==> flow/design.v <==
module enc_bundler(
	input wire 						bundling_features,
    input wire [617-1:0]	bits_to_bundle,
    output wire 					thresholded_bit
    );
	localparam integer ENCODING_BIT_THR = 6;
    logic [1:0] tree_add_lvl_0	[0:307];
    wire  [2:0] tree_add_lvl_1	[0:153];
    wire  [3:0] tree_add_lvl_2	[0:76];
    wire  [4:0] tree_add_lvl_3	[0:38];
    wire  [5:0] tree_add_lvl_4	[0:18];
    wire  [6:0] tree_add_lvl_5	[0:9];
    wire  [7:0] tree_add_lvl_6	[0:4];
    wire  [8:0] tree_add_lvl_7	[0:1];
    wire  [9:0] tree_add_lvl_8;
    wire  [9:0] accumulated_sum;
	always_comb begin
			for (int i = 0; i < 308; i++ ) begin
			  tree_add_lvl_0[i] = bits_to_bundle[2*i] + bits_to_bundle[(2*i)+1];
			end
	end
    for (genvar i = 0; i < 154; i++ ) begin
      assign tree_add_lvl_1[i] = tree_add_lvl_0[2*i] + tree_add_lvl_0[(2*i)+1];
    end
    for (genvar i = 0; i < 77; i++ ) begin
      assign tree_add_lvl_2[i] = tree_add_lvl_1[2*i] + tree_add_lvl_1[(2*i)+1];
    end
    for (genvar i = 0; i < 38; i++ ) begin
      assign tree_add_lvl_3[i] = tree_add_lvl_2[2*i] + tree_add_lvl_2[(2*i)+1];
    end
    assign tree_add_lvl_3[38] = tree_add_lvl_2[76] + bits_to_bundle[616];
    for (genvar i = 0; i < 19; i++ ) begin
      assign tree_add_lvl_4[i] = tree_add_lvl_3[2*i] + tree_add_lvl_3[(2*i)+1];
    end
    for (genvar i = 0; i < 9; i++ ) begin
      assign tree_add_lvl_5[i] = tree_add_lvl_4[2*i] + tree_add_lvl_4[(2*i)+1];
    end
    assign tree_add_lvl_5[9] = tree_add_lvl_4[18] + tree_add_lvl_3[38];
    for (genvar i = 0; i < 5; i++ ) begin
      assign tree_add_lvl_6[i] = tree_add_lvl_5[2*i] + tree_add_lvl_5[(2*i)+1];
    end
    for (genvar i = 0; i < 2; i++ ) begin
      assign tree_add_lvl_7[i] = tree_add_lvl_6[2*i] + tree_add_lvl_6[(2*i)+1];
    end
    assign tree_add_lvl_8 = tree_add_lvl_7[0] + tree_add_lvl_7[1];
    assign accumulated_sum = tree_add_lvl_8 + tree_add_lvl_6[4]; 
    assign thresholded_bit = (accumulated_sum > ENCODING_BIT_THR) ? 1'b1 : 1'b0;
endmodule  
module enc_bundler_top(
	input  wire 						clk,
	input  wire 						nrst,
	input  wire 						bundling_features,
	input  wire [617-1:0]	bits_to_bundle,
	output logic 						encoded_bit
	);
	wire thresholded_bit;
	enc_bundler ENC_BUNDLER(
		.bundling_features					(bundling_features),
		.bits_to_bundle						(bits_to_bundle),
		.thresholded_bit					(thresholded_bit)
	);
	always_ff @(posedge clk or negedge nrst) begin
		if (!nrst) begin
			encoded_bit <= 1'b0;
		end
		else if (bundling_features) begin
			encoded_bit <= thresholded_bit;
		end
		else begin
			encoded_bit <= encoded_bit;
		end
	end
endmodule
======== Reports on enc_bundler_top ========
Module enc_bundler_top before and after one edit of its RTL, step after step.
"unedited" refers to lines of the RTL above, "edited" to lines of the edited file.
"difference" is "edited" less "unedited", of the values as shown; "rel. change" is that difference over "unedited", in percent.
Cell names lack the library's common part.
A cell with - has no value.
set-up
  design top .............................. enc_bundler_top
  clock ................................... clk
  standard-cell library ................... sky130hd
  corner .................................. tt_025C_1v80

======== Edit of the RTL ========
The edit as a unified diff against the file above.
The edited RTL no longer does the same as the RTL above: the edit was made by script, with no optimisation intended.
begin of diff
@@ -60,9 +60,6 @@
 		.thresholded_bit					(thresholded_bit)
 	);
-	always_ff @(posedge clk or negedge nrst) begin
-		if (!nrst) begin
-			encoded_bit <= 1'b0;
-		end
-		else if (bundling_features) begin
+	always_ff @(posedge clk) begin
+		if (bundling_features) begin
 			encoded_bit <= thresholded_bit;
 		end
end of diff

======== Word level ========
Yosys after proc, flatten, opt, wreduce and memory -nomap, before mapping. Enables and synchronous resets that opt folds into registers are not counted as muxes. Print and check cells are not counted. Equal cells are merged and count once.
word-level totals
  item                   unedited  edited  difference  rel. change (%)
  bits in registers      1         1       0           0.00
  bits of input ports    620       620     0           0.00
  output and inout bits  1         1       0           0.00
  word-level cells       619       619     0           0.00
cells by class
  item                   unedited  edited  difference  rel. change (%)
  add/sub/neg operators  616       616     0           0.00
  magnitude comparators  1         1       0           0.00
  muxes and demuxes      1         1       0           0.00
Operator kinds equal on both sides are left out: 14.

======== Depth ========
Depth = most cells in a row (Yosys ltp): at word level without a register or memory, in the mapped netlist without a sequential cell, where the memories' decode and read muxes count.
logic depth
  item                          unedited  edited  difference  rel. change (%)
  word-level depth              12        12      0           0.00
  ABC_AREA                      0         0       -           -
  depth in mapped cells         31        31      0           0.00
  mapped depth without buffers  31        31      0           0.00

======== After synthesis ========
Source: synth_stat.txt of the flow (Yosys; design flattened, memories mapped). It holds for the ABC_AREA given above (unset counts as 0); a run with the other value may have another netlist.
cells by type
  cell       unedited  edited  difference  rel. change (%)
  nor2_1     6         1       -5          -83.33
  a21oi_1    3         8       +5          +166.67
  o21a_1     0         4       +4          -
  inv_1      938       936     -2          -0.21
  nand2_1    4         2       -2          -50.00
  o2111ai_1  2         0       -2          -100.00
  mux2i_1    1         3       +2          +200.00
  nand2b_1   0         2       +2          -
  nor2b_1    2         1       -1          -50.00
  a211oi_1   1         0       -1          -100.00
  a211oi_2   1         0       -1          -100.00
  a21o_1     1         0       -1          -100.00
  a221o_1    1         0       -1          -100.00
  a221oi_1   1         0       -1          -100.00
  a2bb2oi_1  1         0       -1          -100.00
  a41oi_2    1         0       -1          -100.00
  and2b_1    1         0       -1          -100.00
  and4_1     1         0       -1          -100.00
Cell types equal on both sides are left out: 8.
The list need not be complete.
synthesis totals
  item                             unedited  edited    difference  rel. change (%)
  cells in the netlist             1,661     1,658     -3          -0.18
  mapped area (um^2)               16,828.6  16,806.1  -22.5       -0.13
  area of sequential cells (um^2)  25.0      30.0      +5.0        +20.00
  flip-flop cells                  1         1         0           0.00
  buffers                          0         0         0           -
The figures by module come from a second, unflattened synthesis with its own total; it is not the netlist above.
second synthesis, totals
  item                                            unedited  edited    difference  rel. change (%)
  cell total of the unflattened synthesis         1,660     1,659     -1          -0.06
  area total of the unflattened synthesis (um^2)  16,817.4  16,807.4  -10.0       -0.06
Rows give one instance, submodules left out.
modules, unedited
  module           instances  cells  area (um^2)  seq. area (um^2)
  enc_bundler      1          1,658  16,777.3     0.0
  enc_bundler_top  1          2      40.0         25.0
modules, edited
  module           instances  cells  area (um^2)  seq. area (um^2)
  enc_bundler      1          1,658  16,777.3     0.0
  enc_bundler_top  1          1      30.0         30.0

======== Worst setup path after synthesis ========
Source: OpenSTA report_checks on the synthesized netlist (no wires, ideal clock, input and output delay 20% of the period each), path of least setup slack; recovery checks are left aside. Register names are those of the netlist, which keeps one name where synthesis merged equal registers.
timing path after synthesis
  item                               unedited                   edited                     difference  rel. change (%)
  path type                          in2reg                     in2reg                     -           -
  start                              input bits_to_bundle[443]  input bits_to_bundle[443]  -           -
  end                                register encoded_bit       register encoded_bit       -           -
  clock period (ns)                  12.5                       12.5                       0.0         0.00
  external input delay (ns)          2.500                      2.500                      0.000       0.00
  setup time (ns)                    0.139                      0.266                      +0.127      -
  launch time at the first pin (ns)  2.500                      2.500                      0.000       0.00
  arrival (ns)                       10.714                     10.535                     -0.179      -1.67
  data required time (ns)            12.361                     12.234                     -0.127      -1.03
  slack (ns)                         1.647                      1.699                      +0.052      -
  path delay (ns)                    8.353                      8.301                      -0.052      -0.62
  driving pins on the path           31                         31                         0           0.00
  path buffers                       0                          0                          0           -
  synthesis period reached (ns)      10.853                     10.801                     -0.052      -0.48
"path delay" = arrival - input delay + setup time.
"driving pins on the path" counts driving pins, that of a launching flip-flop among them; a cell with two outputs on the path counts twice.
"synthesis period reached" is the clock period less the worst setup slack; recovery checks do not enter. This is arithmetic on one report: input and output delays are still those of the set period (20% each).
The rows between start and end are the longest chain of elaborated cells between them; the timing report does not say that the signal goes this way. Where chains are equally long, one stands for them.
A line is the first line of the expression or statement that the cell stems from. Yosys adds cells for indexed reads and writes and turns some case tables into memories.
At most two assigning lines are given for a register; there are more.
between the ends, after synthesis, unedited
  path through ............................ fa_1 inv_1 fa_1 inv_1 fa_1 inv_1 fa_1 inv_1 fa_1 inv_1 fa_1 fa_1 inv_1 fa_1 inv_1 fa_1 inv_1 fa_1 inv_1 fa_1 fa_1 fa_1 inv_1 fa_1 inv_1 fa_1 and2b_1 nor4b_1 a221o_1 nor4_2 a41oi_2
  length of the longest elaborated chain .. 12
  elaborated cells between the ends (all ways) .. 12
  source lines of those cells ............. 11
  classes of those cells .................. add/sub: 10; compare: 1; mux: 1
ends and longest elaborated chain, after synthesis, unedited
  item                          RTL line  RTL
  from (decl)                   53        input wire [617-1:0] bits_to_bundle,
  adder 1 x 1 -> 2 bit          19        tree_add_lvl_0[i] = bits_to_bundle[2*i] + bits_to_bundle[(2*i)+1];
  adder 2 x 2 -> 3 bit          23        assign tree_add_lvl_1[i] = tree_add_lvl_0[2*i] + tree_add_lvl_0[(2*i)+1];
  adder 3 x 3 -> 4 bit          26        assign tree_add_lvl_2[i] = tree_add_lvl_1[2*i] + tree_add_lvl_1[(2*i)+1];
  adder 4 x 4 -> 5 bit          29        assign tree_add_lvl_3[i] = tree_add_lvl_2[2*i] + tree_add_lvl_2[(2*i)+1];
  adder 5 x 5 -> 6 bit          33        assign tree_add_lvl_4[i] = tree_add_lvl_3[2*i] + tree_add_lvl_3[(2*i)+1];
  adder 6 x 6 -> 7 bit          36        assign tree_add_lvl_5[i] = tree_add_lvl_4[2*i] + tree_add_lvl_4[(2*i)+1];
  adder 7 x 7 -> 8 bit          40        assign tree_add_lvl_6[i] = tree_add_lvl_5[2*i] + tree_add_lvl_5[(2*i)+1];
  adder 8 x 8 -> 9 bit          43        assign tree_add_lvl_7[i] = tree_add_lvl_6[2*i] + tree_add_lvl_6[(2*i)+1];
  adder 9 x 9 -> 10 bit         45        assign tree_add_lvl_8 = tree_add_lvl_7[0] + tree_add_lvl_7[1];
  adder 10 x 8 -> 10 bit        46        assign accumulated_sum = tree_add_lvl_8 + tree_add_lvl_6[4];
  > comparator 10 x 3 -> 1 bit  47        assign thresholded_bit = (accumulated_sum > ENCODING_BIT_THR) ? 1'b1 : 1'b0;
  2-to-1 mux 1 bit              47
  to (assign)                   67        encoded_bit <= thresholded_bit;
  to (assign)                   70        encoded_bit <= encoded_bit;
  to (decl)                     54        output logic encoded_bit
between the ends, after synthesis, edited
  path through ............................ fa_1 inv_1 fa_1 inv_1 fa_1 inv_1 fa_1 inv_1 fa_1 inv_1 fa_1 fa_1 inv_1 fa_1 inv_1 fa_1 inv_1 fa_1 inv_1 fa_1 fa_1 fa_1 inv_1 fa_1 inv_1 fa_1 nor2b_4 o31a_1 a31oi_1 xnor2_1 nand4_1
  length of the longest elaborated chain .. 12
  elaborated cells between the ends (all ways) .. 12
  source lines of those cells ............. 11
  classes of those cells .................. add/sub: 10; compare: 1; mux: 1
ends and longest elaborated chain, after synthesis, edited
  item                          RTL line  RTL
  from (decl)                   53        input wire [617-1:0] bits_to_bundle,
  adder 1 x 1 -> 2 bit          19        tree_add_lvl_0[i] = bits_to_bundle[2*i] + bits_to_bundle[(2*i)+1];
  adder 2 x 2 -> 3 bit          23        assign tree_add_lvl_1[i] = tree_add_lvl_0[2*i] + tree_add_lvl_0[(2*i)+1];
  adder 3 x 3 -> 4 bit          26        assign tree_add_lvl_2[i] = tree_add_lvl_1[2*i] + tree_add_lvl_1[(2*i)+1];
  adder 4 x 4 -> 5 bit          29        assign tree_add_lvl_3[i] = tree_add_lvl_2[2*i] + tree_add_lvl_2[(2*i)+1];
  adder 5 x 5 -> 6 bit          33        assign tree_add_lvl_4[i] = tree_add_lvl_3[2*i] + tree_add_lvl_3[(2*i)+1];
  adder 6 x 6 -> 7 bit          36        assign tree_add_lvl_5[i] = tree_add_lvl_4[2*i] + tree_add_lvl_4[(2*i)+1];
  adder 7 x 7 -> 8 bit          40        assign tree_add_lvl_6[i] = tree_add_lvl_5[2*i] + tree_add_lvl_5[(2*i)+1];
  adder 8 x 8 -> 9 bit          43        assign tree_add_lvl_7[i] = tree_add_lvl_6[2*i] + tree_add_lvl_6[(2*i)+1];
  adder 9 x 9 -> 10 bit         45        assign tree_add_lvl_8 = tree_add_lvl_7[0] + tree_add_lvl_7[1];
  adder 10 x 8 -> 10 bit        46        assign accumulated_sum = tree_add_lvl_8 + tree_add_lvl_6[4];
  > comparator 10 x 3 -> 1 bit  47        assign thresholded_bit = (accumulated_sum > ENCODING_BIT_THR) ? 1'b1 : 1'b0;
  2-to-1 mux 1 bit              47
  to (assign)                   64        encoded_bit <= thresholded_bit;
  to (assign)                   67        encoded_bit <= encoded_bit;
  to (decl)                     54        output logic encoded_bit

======== Timing after layout ========
Path of least setup slack in the final report of the runs of pair A (OpenROAD, finished layout, wires in). Where an end is a register, its clock arrival counts in the times.
timing path after layout
  item                               unedited                   edited                     difference  rel. change (%)
  path type                          in2reg                     in2reg                     -           -
  start                              input bits_to_bundle[149]  input bits_to_bundle[503]  -           -
  end                                register encoded_bit       register encoded_bit       -           -
  clock period (ns)                  11.8                       11.8                       0.0         0.00
  external input delay (ns)          2.36                       2.36                       0.00        0.00
  setup time (ns)                    0.09                       0.29                       +0.20       -
  launch time at the first pin (ns)  2.36                       2.36                       0.00        0.00
  arrival (ns)                       11.41                      11.24                      -0.17       -1.49
  data required time (ns)            11.71                      11.51                      -0.20       -1.71
  slack (ns)                         0.30                       0.27                       -0.03       -
  driving pins on the path           31                         28                         -3          -9.68
  path buffers                       2                          1                          -1          -50.00
The rows between start and end are the longest chain of elaborated cells between them; the timing report does not say that the signal goes this way. Where chains are equally long, one stands for them.
At most two assigning lines are given for a register; there are more.
between the ends, after layout, unedited
  path through ............................ clkdlybuf4s50_1 inv_1 fa_1 inv_1 fa_1 fa_1 inv_1 fa_1 inv_1 fa_2 inv_1 fa_1 inv_1 fa_1 inv_1 fa_1 fa_1 fa_1 fa_1 fa_1 fa_1 inv_2 fa_2 inv_1 fa_2 and2b_2 buf_4 o211ai_1 a2bb2oi_1 o22ai_1 a41oi_2
  length of the longest elaborated chain .. 12
  elaborated cells between the ends (all ways) .. 12
  source lines of those cells ............. 11
  classes of those cells .................. add/sub: 10; compare: 1; mux: 1
ends and longest elaborated chain, after layout, unedited
  item                          RTL line  RTL
  from (decl)                   53        input wire [617-1:0] bits_to_bundle,
  adder 1 x 1 -> 2 bit          19        tree_add_lvl_0[i] = bits_to_bundle[2*i] + bits_to_bundle[(2*i)+1];
  adder 2 x 2 -> 3 bit          23        assign tree_add_lvl_1[i] = tree_add_lvl_0[2*i] + tree_add_lvl_0[(2*i)+1];
  adder 3 x 3 -> 4 bit          26        assign tree_add_lvl_2[i] = tree_add_lvl_1[2*i] + tree_add_lvl_1[(2*i)+1];
  adder 4 x 4 -> 5 bit          29        assign tree_add_lvl_3[i] = tree_add_lvl_2[2*i] + tree_add_lvl_2[(2*i)+1];
  adder 5 x 5 -> 6 bit          33        assign tree_add_lvl_4[i] = tree_add_lvl_3[2*i] + tree_add_lvl_3[(2*i)+1];
  adder 6 x 6 -> 7 bit          36        assign tree_add_lvl_5[i] = tree_add_lvl_4[2*i] + tree_add_lvl_4[(2*i)+1];
  adder 7 x 7 -> 8 bit          40        assign tree_add_lvl_6[i] = tree_add_lvl_5[2*i] + tree_add_lvl_5[(2*i)+1];
  adder 8 x 8 -> 9 bit          43        assign tree_add_lvl_7[i] = tree_add_lvl_6[2*i] + tree_add_lvl_6[(2*i)+1];
  adder 9 x 9 -> 10 bit         45        assign tree_add_lvl_8 = tree_add_lvl_7[0] + tree_add_lvl_7[1];
  adder 10 x 8 -> 10 bit        46        assign accumulated_sum = tree_add_lvl_8 + tree_add_lvl_6[4];
  > comparator 10 x 3 -> 1 bit  47        assign thresholded_bit = (accumulated_sum > ENCODING_BIT_THR) ? 1'b1 : 1'b0;
  2-to-1 mux 1 bit              47
  to (assign)                   67        encoded_bit <= thresholded_bit;
  to (assign)                   70        encoded_bit <= encoded_bit;
  to (decl)                     54        output logic encoded_bit
between the ends, after layout, edited
  path through ............................ clkdlybuf4s50_1 fa_1 fa_1 inv_2 fa_1 fa_1 fa_1 fa_1 fa_1 inv_1 fa_1 inv_2 fa_1 inv_2 fa_1 inv_2 fa_1 fa_1 fa_1 inv_2 fa_2 inv_2 fa_2 nor2b_4 o31a_1 a31oi_2 xnor2_1 nand4_1
  length of the longest elaborated chain .. 12
  elaborated cells between the ends (all ways) .. 12
  source lines of those cells ............. 11
  classes of those cells .................. add/sub: 10; compare: 1; mux: 1
ends and longest elaborated chain, after layout, edited
  item                          RTL line  RTL
  from (decl)                   53        input wire [617-1:0] bits_to_bundle,
  adder 1 x 1 -> 2 bit          19        tree_add_lvl_0[i] = bits_to_bundle[2*i] + bits_to_bundle[(2*i)+1];
  adder 2 x 2 -> 3 bit          23        assign tree_add_lvl_1[i] = tree_add_lvl_0[2*i] + tree_add_lvl_0[(2*i)+1];
  adder 3 x 3 -> 4 bit          26        assign tree_add_lvl_2[i] = tree_add_lvl_1[2*i] + tree_add_lvl_1[(2*i)+1];
  adder 4 x 4 -> 5 bit          29        assign tree_add_lvl_3[i] = tree_add_lvl_2[2*i] + tree_add_lvl_2[(2*i)+1];
  adder 5 x 5 -> 6 bit          33        assign tree_add_lvl_4[i] = tree_add_lvl_3[2*i] + tree_add_lvl_3[(2*i)+1];
  adder 6 x 6 -> 7 bit          36        assign tree_add_lvl_5[i] = tree_add_lvl_4[2*i] + tree_add_lvl_4[(2*i)+1];
  adder 7 x 7 -> 8 bit          40        assign tree_add_lvl_6[i] = tree_add_lvl_5[2*i] + tree_add_lvl_5[(2*i)+1];
  adder 8 x 8 -> 9 bit          43        assign tree_add_lvl_7[i] = tree_add_lvl_6[2*i] + tree_add_lvl_6[(2*i)+1];
  adder 9 x 9 -> 10 bit         45        assign tree_add_lvl_8 = tree_add_lvl_7[0] + tree_add_lvl_7[1];
  adder 10 x 8 -> 10 bit        46        assign accumulated_sum = tree_add_lvl_8 + tree_add_lvl_6[4];
  > comparator 10 x 3 -> 1 bit  47        assign thresholded_bit = (accumulated_sum > ENCODING_BIT_THR) ? 1'b1 : 1'b0;
  2-to-1 mux 1 bit              47
  to (assign)                   64        encoded_bit <= thresholded_bit;
  to (assign)                   67        encoded_bit <= encoded_bit;
  to (decl)                     54        output logic encoded_bit

======== Measured runs ========
Runs of the flow (Yosys, OpenROAD) on both versions; the two runs of a pair have the same settings. The constraints put input and output delay at 20% of the set period each and load the outputs with 0.01 pF.
flow settings, pair A
  CORE_UTILIZATION ........................ 40
  PLACE_DENSITY ........................... 0.6
  period_ns ............................... 11.8
  CAP_MARGIN .............................. 20
  CORE_MARGIN ............................. 2
  SLEW_MARGIN ............................. 20
final reports, pair A
  item                                   unedited  edited    difference  rel. change (%)
  netlist area reported by Yosys (um^2)  16,828.6  16,806.1  -22.5       -0.13
  die outline area (um^2)                43,729.1  43,670.6  -58.5       -0.13
  final design utilization               0.569     0.574     +0.005      -
  worst setup slack after layout (ns)    0.301     0.269     -0.032      -
  final setup TNS (ns)                   0.000     0.000     0.000       -
flow settings, pair B
  ABC_AREA ................................ 0
  CORE_MARGIN ............................. 7
  CORE_UTILIZATION ........................ 47
  CTS_CLUSTER_DIAMETER .................... 341
  MAX_ROUTING_LAYER ....................... met5
  SETUP_SLACK_MARGIN ...................... 1.44
  TNS_END_PERCENT ......................... 15
  period_ns ............................... 8.85
  CAP_MARGIN .............................. 20
  SLEW_MARGIN ............................. 20
final reports, pair B
  item                                   unedited  edited    difference  rel. change (%)
  netlist area reported by Yosys (um^2)  16,828.6  16,806.1  -22.5       -0.13
  die outline area (um^2)                41,300.4  41,247.6  -52.8       -0.13
  final design utilization               0.673     0.67      -0.003      -
  worst setup slack after layout (ns)    -2.011    -1.828    +0.183      -
  final setup TNS (ns)                   -2.011    -1.828    +0.183      -
